==> flow/design.v <==
`timescale 1ns / 1ps
module counter #(size = 8) (clk, rst, ld, ld_val, en, up, val);
    input                 clk, rst, ld, en, up;
    input      [size-1:0] ld_val;
    output reg [size-1:0] val;
    always @(posedge clk, posedge rst) begin
        if (rst) begin
            val <= 0;
        end else if (ld) begin
            val <= ld_val;
        end else if (en) begin
            val <= (up) ? val+1 : val-1;
        end
    end
endmodule
module barrelshift #(size = 8) (barrel_in, barrel, right, barrel_out);
    input      signed [size-1:0] barrel_in;
    input                  [3:0] barrel;
    input                        right;
    output reg signed [size-1:0] barrel_out;
    always @(barrel_in, barrel, right) begin
        barrel_out = barrel_in;
        if (barrel == 1) begin
            barrel_out = (right) ? barrel_in >>> 1 : barrel_in <<< 1;
        end else if (barrel == 2) begin
            barrel_out = (right) ? barrel_in >>> 2 : barrel_in <<< 2;
        end else if (barrel == 3) begin
            barrel_out = (right) ? barrel_in >>> 3 : barrel_in <<< 3;
        end else if (barrel == 4) begin
            barrel_out = (right) ? barrel_in >>> 4 : barrel_in <<< 4;
        end else if (barrel == 5) begin
            barrel_out = (right) ? barrel_in >>> 5 : barrel_in <<< 5;
        end else if (barrel == 6) begin
            barrel_out = (right) ? barrel_in >>> 6 : barrel_in <<< 6;
        end else if (barrel == 7) begin
            barrel_out = (right) ? barrel_in >>> 7 : barrel_in <<< 7;
        end else if (barrel == 8) begin
            barrel_out = (right) ? barrel_in >>> 8 : barrel_in <<< 8;
        end else if (barrel == 9) begin
            barrel_out = (right) ? barrel_in >>> 9 : barrel_in <<< 9;
        end else if (barrel == 10) begin
            barrel_out = (right) ? barrel_in >>> 10 : barrel_in <<< 10;
        end else if (barrel == 11) begin
            barrel_out = (right) ? barrel_in >>> 11 : barrel_in <<< 11;
        end else if (barrel == 12) begin
            barrel_out = (right) ? barrel_in >>> 12 : barrel_in <<< 12;
        end else if (barrel == 13) begin
            barrel_out = (right) ? barrel_in >>> 13 : barrel_in <<< 13;
        end else if (barrel == 14) begin
            barrel_out = (right) ? barrel_in >>> 14 : barrel_in <<< 14;
        end else if (barrel == 15) begin
            barrel_out = (right) ? barrel_in >>> 15 : barrel_in <<< 15;
        end
    end
endmodule
module register #(size = 8) (clk, rst, ld, ld_val, val);
    input clk, rst, ld;
    input      signed [size-1:0] ld_val;
    output reg signed [size-1:0] val;
    always @(posedge clk, posedge rst) begin
        if (rst) begin
            val <= 0;
        end else if (ld) begin
            val <= ld_val;
        end
    end
endmodule
module cordic (clk, rst, s, angle, done, sine, cosine);
    input                   clk, rst, s;
    input   signed  [31:0]  angle;
    output  reg             done;
    output  signed  [31:0]  sine, cosine;
    reg              [1:0]  y, yn;
    wire                    z;
    wire             [3:0]  cntr_val0;
    wire    signed  [31:0]  atan [0:15];
    reg                     reg_ld_angle, reg_ld_sine, reg_ld_cosine, cntr_ld0, cntr_en0;
    wire    signed  [31:0]  reg_ld_val_angle, reg_ld_val_sine, reg_ld_val_cosine;
    wire    signed  [31:0]  reg_val_angle, reg_val_sine, reg_val_cosine, bshft_val_cosine, bshft_val_sine;
    assign atan[0]  = 450_000_000;
    assign atan[1]  = 265_650_512;
    assign atan[2]  = 140_362_435;
    assign atan[3]  = 071_250_163;
    assign atan[4]  = 035_763_344;
    assign atan[5]  = 017_899_106;
    assign atan[6]  = 008_951_737;
    assign atan[7]  = 004_476_142;
    assign atan[8]  = 002_381_050;
    assign atan[9]  = 001_119_057;
    assign atan[10] = 000_559_529;
    assign atan[11] = 000_279_765;
    assign atan[12] = 000_139_882;
    assign atan[13] = 000_069_941;
    assign atan[14] = 000_034_971;
    assign atan[15] = 000_017_485;
    always @(posedge clk, posedge rst) begin
        if (rst) begin
            y <= 0;
        end else begin
            y <= yn;
        end
    end
    always @(y, s, z) begin
        case (y)
            0: begin
                if (~s) begin
                    yn <= 0;
                end else begin
                    yn <= 1;
                end
            end
            1: begin
                if (~z) begin
                    yn <= 1;
                end else begin
                    yn <= 2;
                end
            end
            2: begin
                if (s) begin
                    yn <= 2;
                end else begin
                    yn <= 0;
                end
            end
            default: yn <= 2'bxx;
        endcase
    end
    always @(y, s) begin
        reg_ld_angle = 0; reg_ld_sine = 0; reg_ld_cosine = 0; cntr_ld0 = 0; cntr_en0 = 0; done = 0;
        case (y)
            0: begin
                reg_ld_angle = 1; cntr_ld0 = 1;
                if (s) begin
                    reg_ld_sine = 1; reg_ld_cosine = 1;
                end
            end
            1: begin
                reg_ld_angle = 1; reg_ld_sine = 1; reg_ld_cosine = 1; cntr_en0 = 1;
            end
            2: begin
                done = 1;
            end
        endcase
    end
    assign reg_ld_val_angle = (y == 0) ? angle : (reg_val_angle >= 000_000_000) ? 
        reg_val_angle - atan[cntr_val0] : reg_val_angle + atan[cntr_val0];
    assign reg_ld_val_cosine = (y == 0) ? 006_073_000 : (reg_val_angle >= 000_000_000) ?
        reg_val_cosine - bshft_val_sine : reg_val_cosine + bshft_val_sine;
    assign reg_ld_val_sine = (y == 0) ? 000_000_000 : (reg_val_angle >= 000_000_000) ?
        reg_val_sine + bshft_val_cosine : reg_val_sine - bshft_val_cosine;
    assign z = (cntr_val0 == 15);
    counter   #(4) c0 (clk, rst, cntr_ld0, 0, cntr_en0, 1, cntr_val0);
    register #(32) r_angle (clk, rst, reg_ld_angle, reg_ld_val_angle, reg_val_angle);
    register #(32) r_cosine (clk, rst, reg_ld_cosine, reg_ld_val_cosine, reg_val_cosine);
    register #(32) r_sine (clk, rst, reg_ld_sine, reg_ld_val_sine, reg_val_sine);
    barrelshift #(32) b_cosine (reg_val_cosine, cntr_val0, 1, bshft_val_cosine);
    barrelshift #(32) b_sine (reg_val_sine, cntr_val0, 1, bshft_val_sine);
    assign sine = reg_val_sine;
    assign cosine = reg_val_cosine;
endmodule
Step by step through the tools: cordic
Each step is given for the RTL above and for the edited RTL.
"before" refers to lines of the RTL above, "after" to lines of the edited file.
"change" is "after" less "before", of the values as shown; "rel_change_pct" is that difference over "before", in percent.
Operators: Yosys type, input widths -> output width; for muxes data width and select width s.
Library cell names are shortened.
{"block": "inputs", "design": "cordic", "clock": "clk", "lib": "sky130hd", "corner": "tt_025C_1v80"}

Diff
Unified diff, file above to edited file.
A script made this edit; it was not meant as an optimisation.
begin of diff
@@ -151,5 +151,8 @@
         reg_val_sine + bshft_val_cosine : reg_val_sine - bshft_val_cosine;
     assign z = (cntr_val0 == 15);
-    counter   #(4) c0 (clk, rst, cntr_ld0, 0, cntr_en0, 1, cntr_val0);
+    wire [3:0] cntr_val0_a, cntr_val0_b;
+    counter   #(4) c0 (clk, rst, cntr_ld0, 0, cntr_en0, 1, cntr_val0_a);
+    counter   #(4) c0_x (clk, rst, cntr_ld0, 0, ~cntr_en0, 1, cntr_val0_b);
+    assign cntr_val0 = cntr_val0_a ^ cntr_val0_b;
     register #(32) r_angle (clk, rst, reg_ld_angle, reg_ld_val_angle, reg_val_angle);
     register #(32) r_cosine (clk, rst, reg_ld_cosine, reg_ld_val_cosine, reg_val_cosine);
end of diff

Elaborated design
Counts by Yosys on the flattened word-level netlist (proc, flatten, opt, wreduce; memories kept). Register bits leave out memories and registers merged into their read ports (data or address). Print and check cells are left out.
{"block": "bits", "element": "elab_cells", "before": 83, "after": 89, "change": 6, "rel_change_pct": 7.23}
{"block": "bits", "element": "reg_bits", "before": 102, "after": 106, "change": 4, "rel_change_pct": 3.92}
{"block": "classes", "element": "n_addsub", "before": 7, "after": 8, "change": 1, "rel_change_pct": 14.29}
{"block": "classes", "element": "mux", "before": 49, "after": 51, "change": 2, "rel_change_pct": 4.08}
{"block": "classes", "element": "n_eq", "before": 17, "after": 18, "change": 1, "rel_change_pct": 5.88}
{"block": "classes", "element": "n_cmp", "before": 1, "after": 1, "change": 0, "rel_change_pct": 0.00}
{"block": "classes", "element": "n_reduce_logical", "before": 4, "after": 4, "change": 0, "rel_change_pct": 0.00}
{"block": "classes", "element": "n_logic", "before": 0, "after": 1, "change": 1}
{"block": "op_table", "op": "$mux 4", "before": 2, "after": 4, "change": 2, "rel_change_pct": 100.00}
{"block": "op_table", "op": "$add 4x1->4 const B", "before": 1, "after": 2, "change": 1, "rel_change_pct": 100.00}
{"block": "op_table", "op": "$ne 2x2->1 const B", "before": 0, "after": 1, "change": 1}
{"block": "op_table", "op": "$xor 4x4->4", "before": 0, "after": 1, "change": 1}
Operator kinds equal on both sides are left out: 20.

Longest topological paths
Yosys ltp: most cells in a row. Word level: on the elaborated netlist, between registers, memories and ports. Mapped: between sequential cells and ports; inverters and the memories' decode and read muxes count.
{"block": "depth", "element": "word_depth", "before": 19, "after": 20, "change": 1, "rel_change_pct": 5.26}
{"block": "depth", "element": "abc_area", "before": "0", "after": "0"}
{"block": "depth", "element": "depth_mapped", "before": 33, "after": 31, "change": -2, "rel_change_pct": -6.06}

Synthesis result
Source: synth_stat.txt of the flow (Yosys; design flattened, memories mapped). It holds for the ABC_AREA given above (unset counts as 0); a run with the other value may have another netlist.
{"block": "by_type", "type": "nand3_1", "before": 51, "after": 103, "change": 52, "rel_change_pct": 101.96}
{"block": "by_type", "type": "nor2b_1", "before": 59, "after": 15, "change": -44, "rel_change_pct": -74.58}
{"block": "by_type", "type": "nor2_1", "before": 151, "after": 183, "change": 32, "rel_change_pct": 21.19}
{"block": "by_type", "type": "a21o_1", "before": 61, "after": 31, "change": -30, "rel_change_pct": -49.18}
{"block": "by_type", "type": "nand2b_1", "before": 62, "after": 33, "change": -29, "rel_change_pct": -46.77}
{"block": "by_type", "type": "a221oi_1", "before": 43, "after": 18, "change": -25, "rel_change_pct": -58.14}
{"block": "by_type", "type": "mux2i_1", "before": 35, "after": 59, "change": 24, "rel_change_pct": 68.57}
{"block": "by_type", "type": "xor2_1", "before": 83, "after": 64, "change": -19, "rel_change_pct": -22.89}
{"block": "by_type", "type": "a21oi_1", "before": 297, "after": 280, "change": -17, "rel_change_pct": -5.72}
{"block": "by_type", "type": "nand2_1", "before": 254, "after": 271, "change": 17, "rel_change_pct": 6.69}
{"block": "by_type", "type": "nand3b_1", "before": 22, "after": 5, "change": -17, "rel_change_pct": -77.27}
{"block": "by_type", "type": "nor4_1", "before": 3, "after": 20, "change": 17, "rel_change_pct": 566.67}
{"block": "by_type", "type": "o21ai_0", "before": 275, "after": 290, "change": 15, "rel_change_pct": 5.45}
{"block": "by_type", "type": "buf_2", "before": 83, "after": 69, "change": -14, "rel_change_pct": -16.87}
{"block": "by_type", "type": "o211ai_1", "before": 40, "after": 53, "change": 13, "rel_change_pct": 32.50}
{"block": "by_type", "type": "a22oi_1", "before": 28, "after": 15, "change": -13, "rel_change_pct": -46.43}
{"block": "by_type", "type": "o22ai_1", "before": 62, "after": 50, "change": -12, "rel_change_pct": -19.35}
{"block": "by_type", "type": "o2bb2ai_1", "before": 4, "after": 16, "change": 12, "rel_change_pct": 300.00}
Cell types equal on both sides are left out: 7.
Not every row of either side is listed.
{"block": "mapped", "element": "buf_cells", "before": 269, "after": 249, "change": -20, "rel_change_pct": -7.43}
{"block": "mapped", "element": "mapped_cells", "before": 2725, "after": 2636, "change": -89, "rel_change_pct": -3.27}
{"block": "mapped", "element": "ffs", "before": 103, "after": 107, "change": 4, "rel_change_pct": 3.88}
{"block": "mapped", "element": "mapped_area_um2", "before": 19222.2, "after": 18418.9, "change": -803.3, "rel_change_pct": -4.18}
The figures by module come from a second, unflattened synthesis with its own total; it is not the netlist above.
{"block": "hier_totals", "element": "cells_unflattened", "before": 3693, "after": 3709, "change": 16, "rel_change_pct": 0.43}
{"block": "hier_totals", "element": "area_unflattened_um2", "before": 25847.3, "after": 26012.4, "change": 165.1, "rel_change_pct": 0.64}
Rows give one instance, submodules left out.
{"block": "by_module_before", "mod": "barrelshift (size=32)", "mod_area_um2": 6960.4, "cells": 1161, "instances": 2}
{"block": "by_module_before", "mod": "cordic", "mod_area_um2": 7551.0, "cells": 1132, "instances": 1}
{"block": "by_module_before", "mod": "register (size=32)", "mod_area_um2": 1348.8, "cells": 69, "instances": 3}
{"block": "by_module_before", "mod": "counter (size=4)", "mod_area_um2": 329.1, "cells": 32, "instances": 1}
{"block": "by_module_after", "mod": "barrelshift (size=32)", "mod_area_um2": 6960.4, "cells": 1161, "instances": 2}
{"block": "by_module_after", "mod": "cordic", "mod_area_um2": 7387.1, "cells": 1116, "instances": 1}
{"block": "by_module_after", "mod": "register (size=32)", "mod_area_um2": 1348.8, "cells": 69, "instances": 3}
{"block": "by_module_after", "mod": "counter (size=4)", "mod_area_um2": 329.1, "cells": 32, "instances": 2}

Timing after synthesis
Source: OpenSTA report_checks on the synthesized netlist (no wires, ideal clock, input and output delay 20% of the period each), path of least setup slack; recovery checks are left aside. Register names are those of the netlist, which keeps one name where synthesis merged equal registers.
{"block": "synth_timing", "element": "path_type", "before": "register to register", "after": "register to register"}
{"block": "synth_timing", "element": "from", "before": "register c0.val[3]", "after": "register c0_x.val[2]"}
{"block": "synth_timing", "element": "to", "before": "register r_angle.val[29]", "after": "register r_cosine.val[31]"}
{"block": "synth_timing", "element": "arrival_ps", "before": 5591, "after": 5751, "change": 160, "rel_change_pct": 2.86}
{"block": "synth_timing", "element": "path_buffers", "before": 6, "after": 5, "change": -1, "rel_change_pct": -16.67}
{"block": "synth_timing", "element": "setup_time_ps", "before": 135, "after": 138, "change": 3}
{"block": "synth_timing", "element": "clock_period_ps", "before": 7500, "after": 7500, "change": 0, "rel_change_pct": 0.00}
{"block": "synth_timing", "element": "delay_ps", "before": 5726, "after": 5889, "change": 163, "rel_change_pct": 2.85}
{"block": "synth_timing", "element": "path_slack_ps", "before": 1774, "after": 1611, "change": -163}
{"block": "synth_timing", "element": "driving_pins", "before": 32, "after": 28, "change": -4, "rel_change_pct": -12.50}
{"block": "synth_timing", "element": "synth_period_reached_ps", "before": 5726, "after": 5889, "change": 163, "rel_change_pct": 2.85}
"delay_ps" is the arrival time less input delay plus setup time.
"driving_pins" counts driving pins, that of a launching flip-flop among them; a cell with two outputs on the path counts twice.
"synth_period_reached_ps" is the clock period less the worst setup slack; recovery checks do not enter. This is arithmetic on one report: input and output delays are still those of the set period (20% each).
The rows between start and end are the longest chain of elaborated cells between them; the timing report does not say that the signal goes this way. Where chains are equally long, one stands for them.
Each line given opens the expression or statement behind the cell; cells for indexed reads and writes are added by Yosys, which also makes memories of some case tables.
A register here has more assigning lines than the two given.
{"block": "synth_via_before", "path_cell_list": "dfrtp_1 buf_4 buf_2 buf_2 clkbuf_1 buf_1 clkbuf_1 nand2_1 a21oi_1 a221oi_1 inv_1 ha_1 nand2_1 nor2_1 nand2b_1 or3_1 a21o_1 nand2_1 xnor2_1 ha_1 o21a_1 o21ai_0 a21oi_1 o31ai_1 nand2_1 a21oi_1 o21bai_1 o221ai_1 o21ai_0 a31oi_1 xor2_1 o21ai_0", "elab_chain_len": 5, "cells_between": 21, "cone_classes": "add/sub (2); eq/ne (15); mux (3); reduce/logical (1)"}
{"block": "synth_lines_before", "element": "start, declared", "line": 5, "rtl": "output reg [size-1:0] val;"}
{"block": "synth_lines_before", "element": "start, assigned", "line": 10, "rtl": "val <= ld_val;"}
{"block": "synth_lines_before", "element": "start, assigned", "line": 12, "rtl": "val <= (up) ? val+1 : val-1;"}
{"block": "synth_lines_before", "element": "$eq 4x4->1", "line": 147, "rtl": "reg_val_angle - atan[cntr_val0] : reg_val_angle + atan[cntr_val0];"}
{"block": "synth_lines_before", "element": "$pmux 32 s16", "line": 147}
{"block": "synth_lines_before", "element": "$add 32x32->32", "line": 147}
{"block": "synth_lines_before", "element": "$mux 32 x2", "line": 146, "rtl": "assign reg_ld_val_angle = (y == 0) ? angle : (reg_val_angle >= 000_000_000) ?"}
{"block": "synth_lines_before", "element": "end, assigned", "line": 62, "rtl": "val <= 0;"}
{"block": "synth_lines_before", "element": "end, assigned", "line": 64, "rtl": "val <= ld_val;"}
{"block": "synth_lines_before", "element": "end, declared", "line": 59, "rtl": "output reg signed [size-1:0] val;"}
{"block": "synth_via_after", "path_cell_list": "dfrtp_1 xnor2_1 buf_4 buf_2 nand3_1 buf_2 buf_2 clkbuf_1 o221ai_1 o211ai_1 and2_1 o21ai_0 ha_1 nand4bb_1 nor4_1 a21oi_1 xor2_1 ha_1 or3_1 o41ai_1 a31oi_1 o31ai_1 o21ai_0 a211oi_1 xnor2_1 and2_1 a2111oi_0 a21oi_1", "elab_chain_len": 20, "cells_between": 35, "cone_classes": "add/sub (2); eq/ne (15); mux (17); logic (1)"}
{"block": "synth_lines_after", "element": "start, declared", "line": 5, "rtl": "output reg [size-1:0] val;"}
{"block": "synth_lines_after", "element": "start, assigned", "line": 10, "rtl": "val <= ld_val;"}
{"block": "synth_lines_after", "element": "start, assigned", "line": 12, "rtl": "val <= (up) ? val+1 : val-1;"}
{"block": "synth_lines_after", "element": "$xor 4x4->4", "line": 156, "rtl": "assign cntr_val0 = cntr_val0_a ^ cntr_val0_b;"}
{"block": "synth_lines_after", "element": "$eq 4x4->1", "line": 51, "rtl": "end else if (barrel == 15) begin"}
{"block": "synth_lines_after", "element": "$mux 31", "line": 51}
{"block": "synth_lines_after", "element": "$mux 31", "line": 49, "rtl": "end else if (barrel == 14) begin"}
{"block": "synth_lines_after", "element": "$mux 31", "line": 47, "rtl": "end else if (barrel == 13) begin"}
{"block": "synth_lines_after", "element": "$mux 31", "line": 45, "rtl": "end else if (barrel == 12) begin"}
{"block": "synth_lines_after", "element": "$mux 31", "line": 43, "rtl": "end else if (barrel == 11) begin"}
{"block": "synth_lines_after", "element": "[5 not listed]"}
{"block": "synth_lines_after", "element": "$mux 31", "line": 31, "rtl": "end else if (barrel == 5) begin"}
{"block": "synth_lines_after", "element": "$mux 31", "line": 29, "rtl": "end else if (barrel == 4) begin"}
{"block": "synth_lines_after", "element": "$mux 31", "line": 27, "rtl": "end else if (barrel == 3) begin"}
{"block": "synth_lines_after", "element": "$mux 31", "line": 25, "rtl": "end else if (barrel == 2) begin"}
{"block": "synth_lines_after", "element": "$mux 31", "line": 23, "rtl": "if (barrel == 1) begin"}
{"block": "synth_lines_after", "element": "$add 32x32->32", "line": 149, "rtl": "reg_val_cosine - bshft_val_sine : reg_val_cosine + bshft_val_sine;"}
{"block": "synth_lines_after", "element": "$mux 32 x2", "line": 148, "rtl": "assign reg_ld_val_cosine = (y == 0) ? 006_073_000 : (reg_val_angle >= 000_000_000) ?"}
{"block": "synth_lines_after", "element": "end, assigned", "line": 62, "rtl": "val <= 0;"}
{"block": "synth_lines_after", "element": "end, assigned", "line": 64, "rtl": "val <= ld_val;"}
{"block": "synth_lines_after", "element": "end, declared", "line": 59, "rtl": "output reg signed [size-1:0] val;"}

Timing after layout
Path of least setup slack in the final report of the runs of set A (OpenROAD, finished layout, wires in). Where an end is a register, its clock arrival counts in the times.
The path's times are printed in steps of 10 ps; the period is the one set.
{"block": "layout_timing", "element": "path_type", "before": "register to register", "after": "register to register"}
{"block": "layout_timing", "element": "from", "before": "register c0.val[0]", "after": "register c0_x.val[1]"}
{"block": "layout_timing", "element": "to", "before": "register r_sine.val[28]", "after": "register r_cosine.val[31]"}
{"block": "layout_timing", "element": "arrival_ps", "before": 7250, "after": 6940, "change": -310, "rel_change_pct": -4.28}
{"block": "layout_timing", "element": "path_slack_ps", "before": 280, "after": 560, "change": 280}
{"block": "layout_timing", "element": "clock_period_ps", "before": 7220, "after": 7220, "change": 0, "rel_change_pct": 0.00}
{"block": "layout_timing", "element": "setup_time_ps", "before": 110, "after": 130, "change": 20}
{"block": "layout_timing", "element": "driving_pins", "before": 28, "after": 26, "change": -2, "rel_change_pct": -7.14}
{"block": "layout_timing", "element": "path_buffers", "before": 4, "after": 3, "change": -1, "rel_change_pct": -25.00}
The rows between start and end are the longest chain of elaborated cells between them; the timing report does not say that the signal goes this way. Where chains are equally long, one stands for them.
A register here has more assigning lines than the two given.
{"block": "layout_via_before", "path_cell_list": "dfrtp_1 inv_1 ha_4 nor2b_2 buf_12 a221oi_2 o21ai_0 a221oi_1 buf_4 a221o_1 nand4_1 or3_1 o21ai_0 xor2_1 buf_4 ha_1 o21ai_0 nand2b_1 a21oi_1 a21oi_1 and2_1 o21ai_0 buf_4 or2_2 o21ai_0 a21oi_1 mux2i_1 a311o_1", "elab_chain_len": 19, "cells_between": 34, "cone_classes": "add/sub (2); eq/ne (15); mux (17)"}
{"block": "layout_lines_before", "element": "start, declared", "line": 5, "rtl": "output reg [size-1:0] val;"}
{"block": "layout_lines_before", "element": "start, assigned", "line": 10, "rtl": "val <= ld_val;"}
{"block": "layout_lines_before", "element": "start, assigned", "line": 12, "rtl": "val <= (up) ? val+1 : val-1;"}
{"block": "layout_lines_before", "element": "$eq 4x4->1", "line": 51, "rtl": "end else if (barrel == 15) begin"}
{"block": "layout_lines_before", "element": "$mux 31", "line": 51}
{"block": "layout_lines_before", "element": "$mux 31", "line": 49, "rtl": "end else if (barrel == 14) begin"}
{"block": "layout_lines_before", "element": "$mux 31", "line": 47, "rtl": "end else if (barrel == 13) begin"}
{"block": "layout_lines_before", "element": "$mux 31", "line": 45, "rtl": "end else if (barrel == 12) begin"}
{"block": "layout_lines_before", "element": "$mux 31", "line": 43, "rtl": "end else if (barrel == 11) begin"}
{"block": "layout_lines_before", "element": "$mux 31", "line": 41, "rtl": "end else if (barrel == 10) begin"}
{"block": "layout_lines_before", "element": "[4 not listed]"}
{"block": "layout_lines_before", "element": "$mux 31", "line": 31, "rtl": "end else if (barrel == 5) begin"}
{"block": "layout_lines_before", "element": "$mux 31", "line": 29, "rtl": "end else if (barrel == 4) begin"}
{"block": "layout_lines_before", "element": "$mux 31", "line": 27, "rtl": "end else if (barrel == 3) begin"}
{"block": "layout_lines_before", "element": "$mux 31", "line": 25, "rtl": "end else if (barrel == 2) begin"}
{"block": "layout_lines_before", "element": "$mux 31", "line": 23, "rtl": "if (barrel == 1) begin"}
{"block": "layout_lines_before", "element": "$sub 32x32->32", "line": 151, "rtl": "reg_val_sine + bshft_val_cosine : reg_val_sine - bshft_val_cosine;"}
{"block": "layout_lines_before", "element": "$mux 32 x2", "line": 150, "rtl": "assign reg_ld_val_sine = (y == 0) ? 000_000_000 : (reg_val_angle >= 000_000_000) ?"}
{"block": "layout_lines_before", "element": "end, assigned", "line": 62, "rtl": "val <= 0;"}
{"block": "layout_lines_before", "element": "end, assigned", "line": 64, "rtl": "val <= ld_val;"}
{"block": "layout_lines_before", "element": "end, declared", "line": 59, "rtl": "output reg signed [size-1:0] val;"}
{"block": "layout_via_after", "path_cell_list": "dfrtp_2 xnor2_4 buf_4 nand3_1 buf_4 o22a_1 o221ai_1 a21oi_1 nor2_1 nand4bb_1 nor4_1 buf_4 a21oi_1 xor2_1 ha_1 o21ai_0 a2111oi_0 o211ai_1 a31oi_1 o31ai_1 o21ai_1 a211oi_1 xnor2_1 and2_1 a2111oi_0 a21oi_1", "elab_chain_len": 20, "cells_between": 35, "cone_classes": "add/sub (2); eq/ne (15); mux (17); logic (1)"}
{"block": "layout_lines_after", "element": "start, declared", "line": 5, "rtl": "output reg [size-1:0] val;"}
{"block": "layout_lines_after", "element": "start, assigned", "line": 10, "rtl": "val <= ld_val;"}
{"block": "layout_lines_after", "element": "start, assigned", "line": 12, "rtl": "val <= (up) ? val+1 : val-1;"}
{"block": "layout_lines_after", "element": "$xor 4x4->4", "line": 156, "rtl": "assign cntr_val0 = cntr_val0_a ^ cntr_val0_b;"}
{"block": "layout_lines_after", "element": "$eq 4x4->1", "line": 51, "rtl": "end else if (barrel == 15) begin"}
{"block": "layout_lines_after", "element": "$mux 31", "line": 51}
{"block": "layout_lines_after", "element": "$mux 31", "line": 49, "rtl": "end else if (barrel == 14) begin"}
{"block": "layout_lines_after", "element": "$mux 31", "line": 47, "rtl": "end else if (barrel == 13) begin"}
{"block": "layout_lines_after", "element": "$mux 31", "line": 45, "rtl": "end else if (barrel == 12) begin"}
{"block": "layout_lines_after", "element": "$mux 31", "line": 43, "rtl": "end else if (barrel == 11) begin"}
{"block": "layout_lines_after", "element": "[5 not listed]"}
{"block": "layout_lines_after", "element": "$mux 31", "line": 31, "rtl": "end else if (barrel == 5) begin"}
{"block": "layout_lines_after", "element": "$mux 31", "line": 29, "rtl": "end else if (barrel == 4) begin"}
{"block": "layout_lines_after", "element": "$mux 31", "line": 27, "rtl": "end else if (barrel == 3) begin"}
{"block": "layout_lines_after", "element": "$mux 31", "line": 25, "rtl": "end else if (barrel == 2) begin"}
{"block": "layout_lines_after", "element": "$mux 31", "line": 23, "rtl": "if (barrel == 1) begin"}
{"block": "layout_lines_after", "element": "$add 32x32->32", "line": 149, "rtl": "reg_val_cosine - bshft_val_sine : reg_val_cosine + bshft_val_sine;"}
{"block": "layout_lines_after", "element": "$mux 32 x2", "line": 148, "rtl": "assign reg_ld_val_cosine = (y == 0) ? 006_073_000 : (reg_val_angle >= 000_000_000) ?"}
{"block": "layout_lines_after", "element": "end, assigned", "line": 62, "rtl": "val <= 0;"}
{"block": "layout_lines_after", "element": "end, assigned", "line": 64, "rtl": "val <= ld_val;"}
{"block": "layout_lines_after", "element": "end, declared", "line": 59, "rtl": "output reg signed [size-1:0] val;"}

Measured runs
Runs of the flow (Yosys, OpenROAD) on both versions; the two runs of a pair have the same settings. The constraints put input and output delay at 20% of the set period each and load the outputs with 0.01 pF.
{"block": "flow_settings_set_A", "SETUP_SLACK_MARGIN": 0.3, "period_ns": 7.22, "CAP_MARGIN": 20, "CORE_MARGIN": 2, "CORE_UTILIZATION": 40, "SLEW_MARGIN": 20}
{"block": "results_set_A", "element": "holdWs_ps", "before": 547, "after": 531, "change": -16}
{"block": "results_set_A", "element": "yosys.chip_area_um2", "before": 19222.2, "after": 18418.9, "change": -803.3, "rel_change_pct": -4.18}
{"block": "results_set_A", "element": "worstSetupSlack_ps", "before": 280, "after": 557, "change": 277}
{"block": "results_set_A", "element": "fin_util_pct", "before": 46.6, "after": 47.6, "change": 1.0}
{"block": "results_set_A", "element": "design_die_area_um2", "before": 49824.9, "after": 47779.4, "change": -2045.5, "rel_change_pct": -4.11}
{"block": "flow_settings_set_B", "CORE_ASPECT_RATIO": 0.65, "CORE_MARGIN": 6, "CORE_UTILIZATION": 19, "GPL_TIMING_DRIVEN": 0, "MAX_ROUTING_LAYER": "met4", "SETUP_SLACK_MARGIN": 0.22, "SLEW_MARGIN": 10, "period_ns": 4.02, "CAP_MARGIN": 20}
{"block": "results_set_B", "element": "holdWs_ps", "before": 558, "after": 531, "change": -27}
{"block": "results_set_B", "element": "yosys.chip_area_um2", "before": 19222.2, "after": 18418.9, "change": -803.3, "rel_change_pct": -4.18}
{"block": "results_set_B", "element": "worstSetupSlack_ps", "before": -2272, "after": -2329, "change": -57}
{"block": "results_set_B", "element": "fin_util_pct", "before": 29.7, "after": 31.5, "change": 1.8}
{"block": "results_set_B", "element": "design_die_area_um2", "before": 109124.0, "after": 104731.0, "change": -4393.0, "rel_change_pct": -4.03}
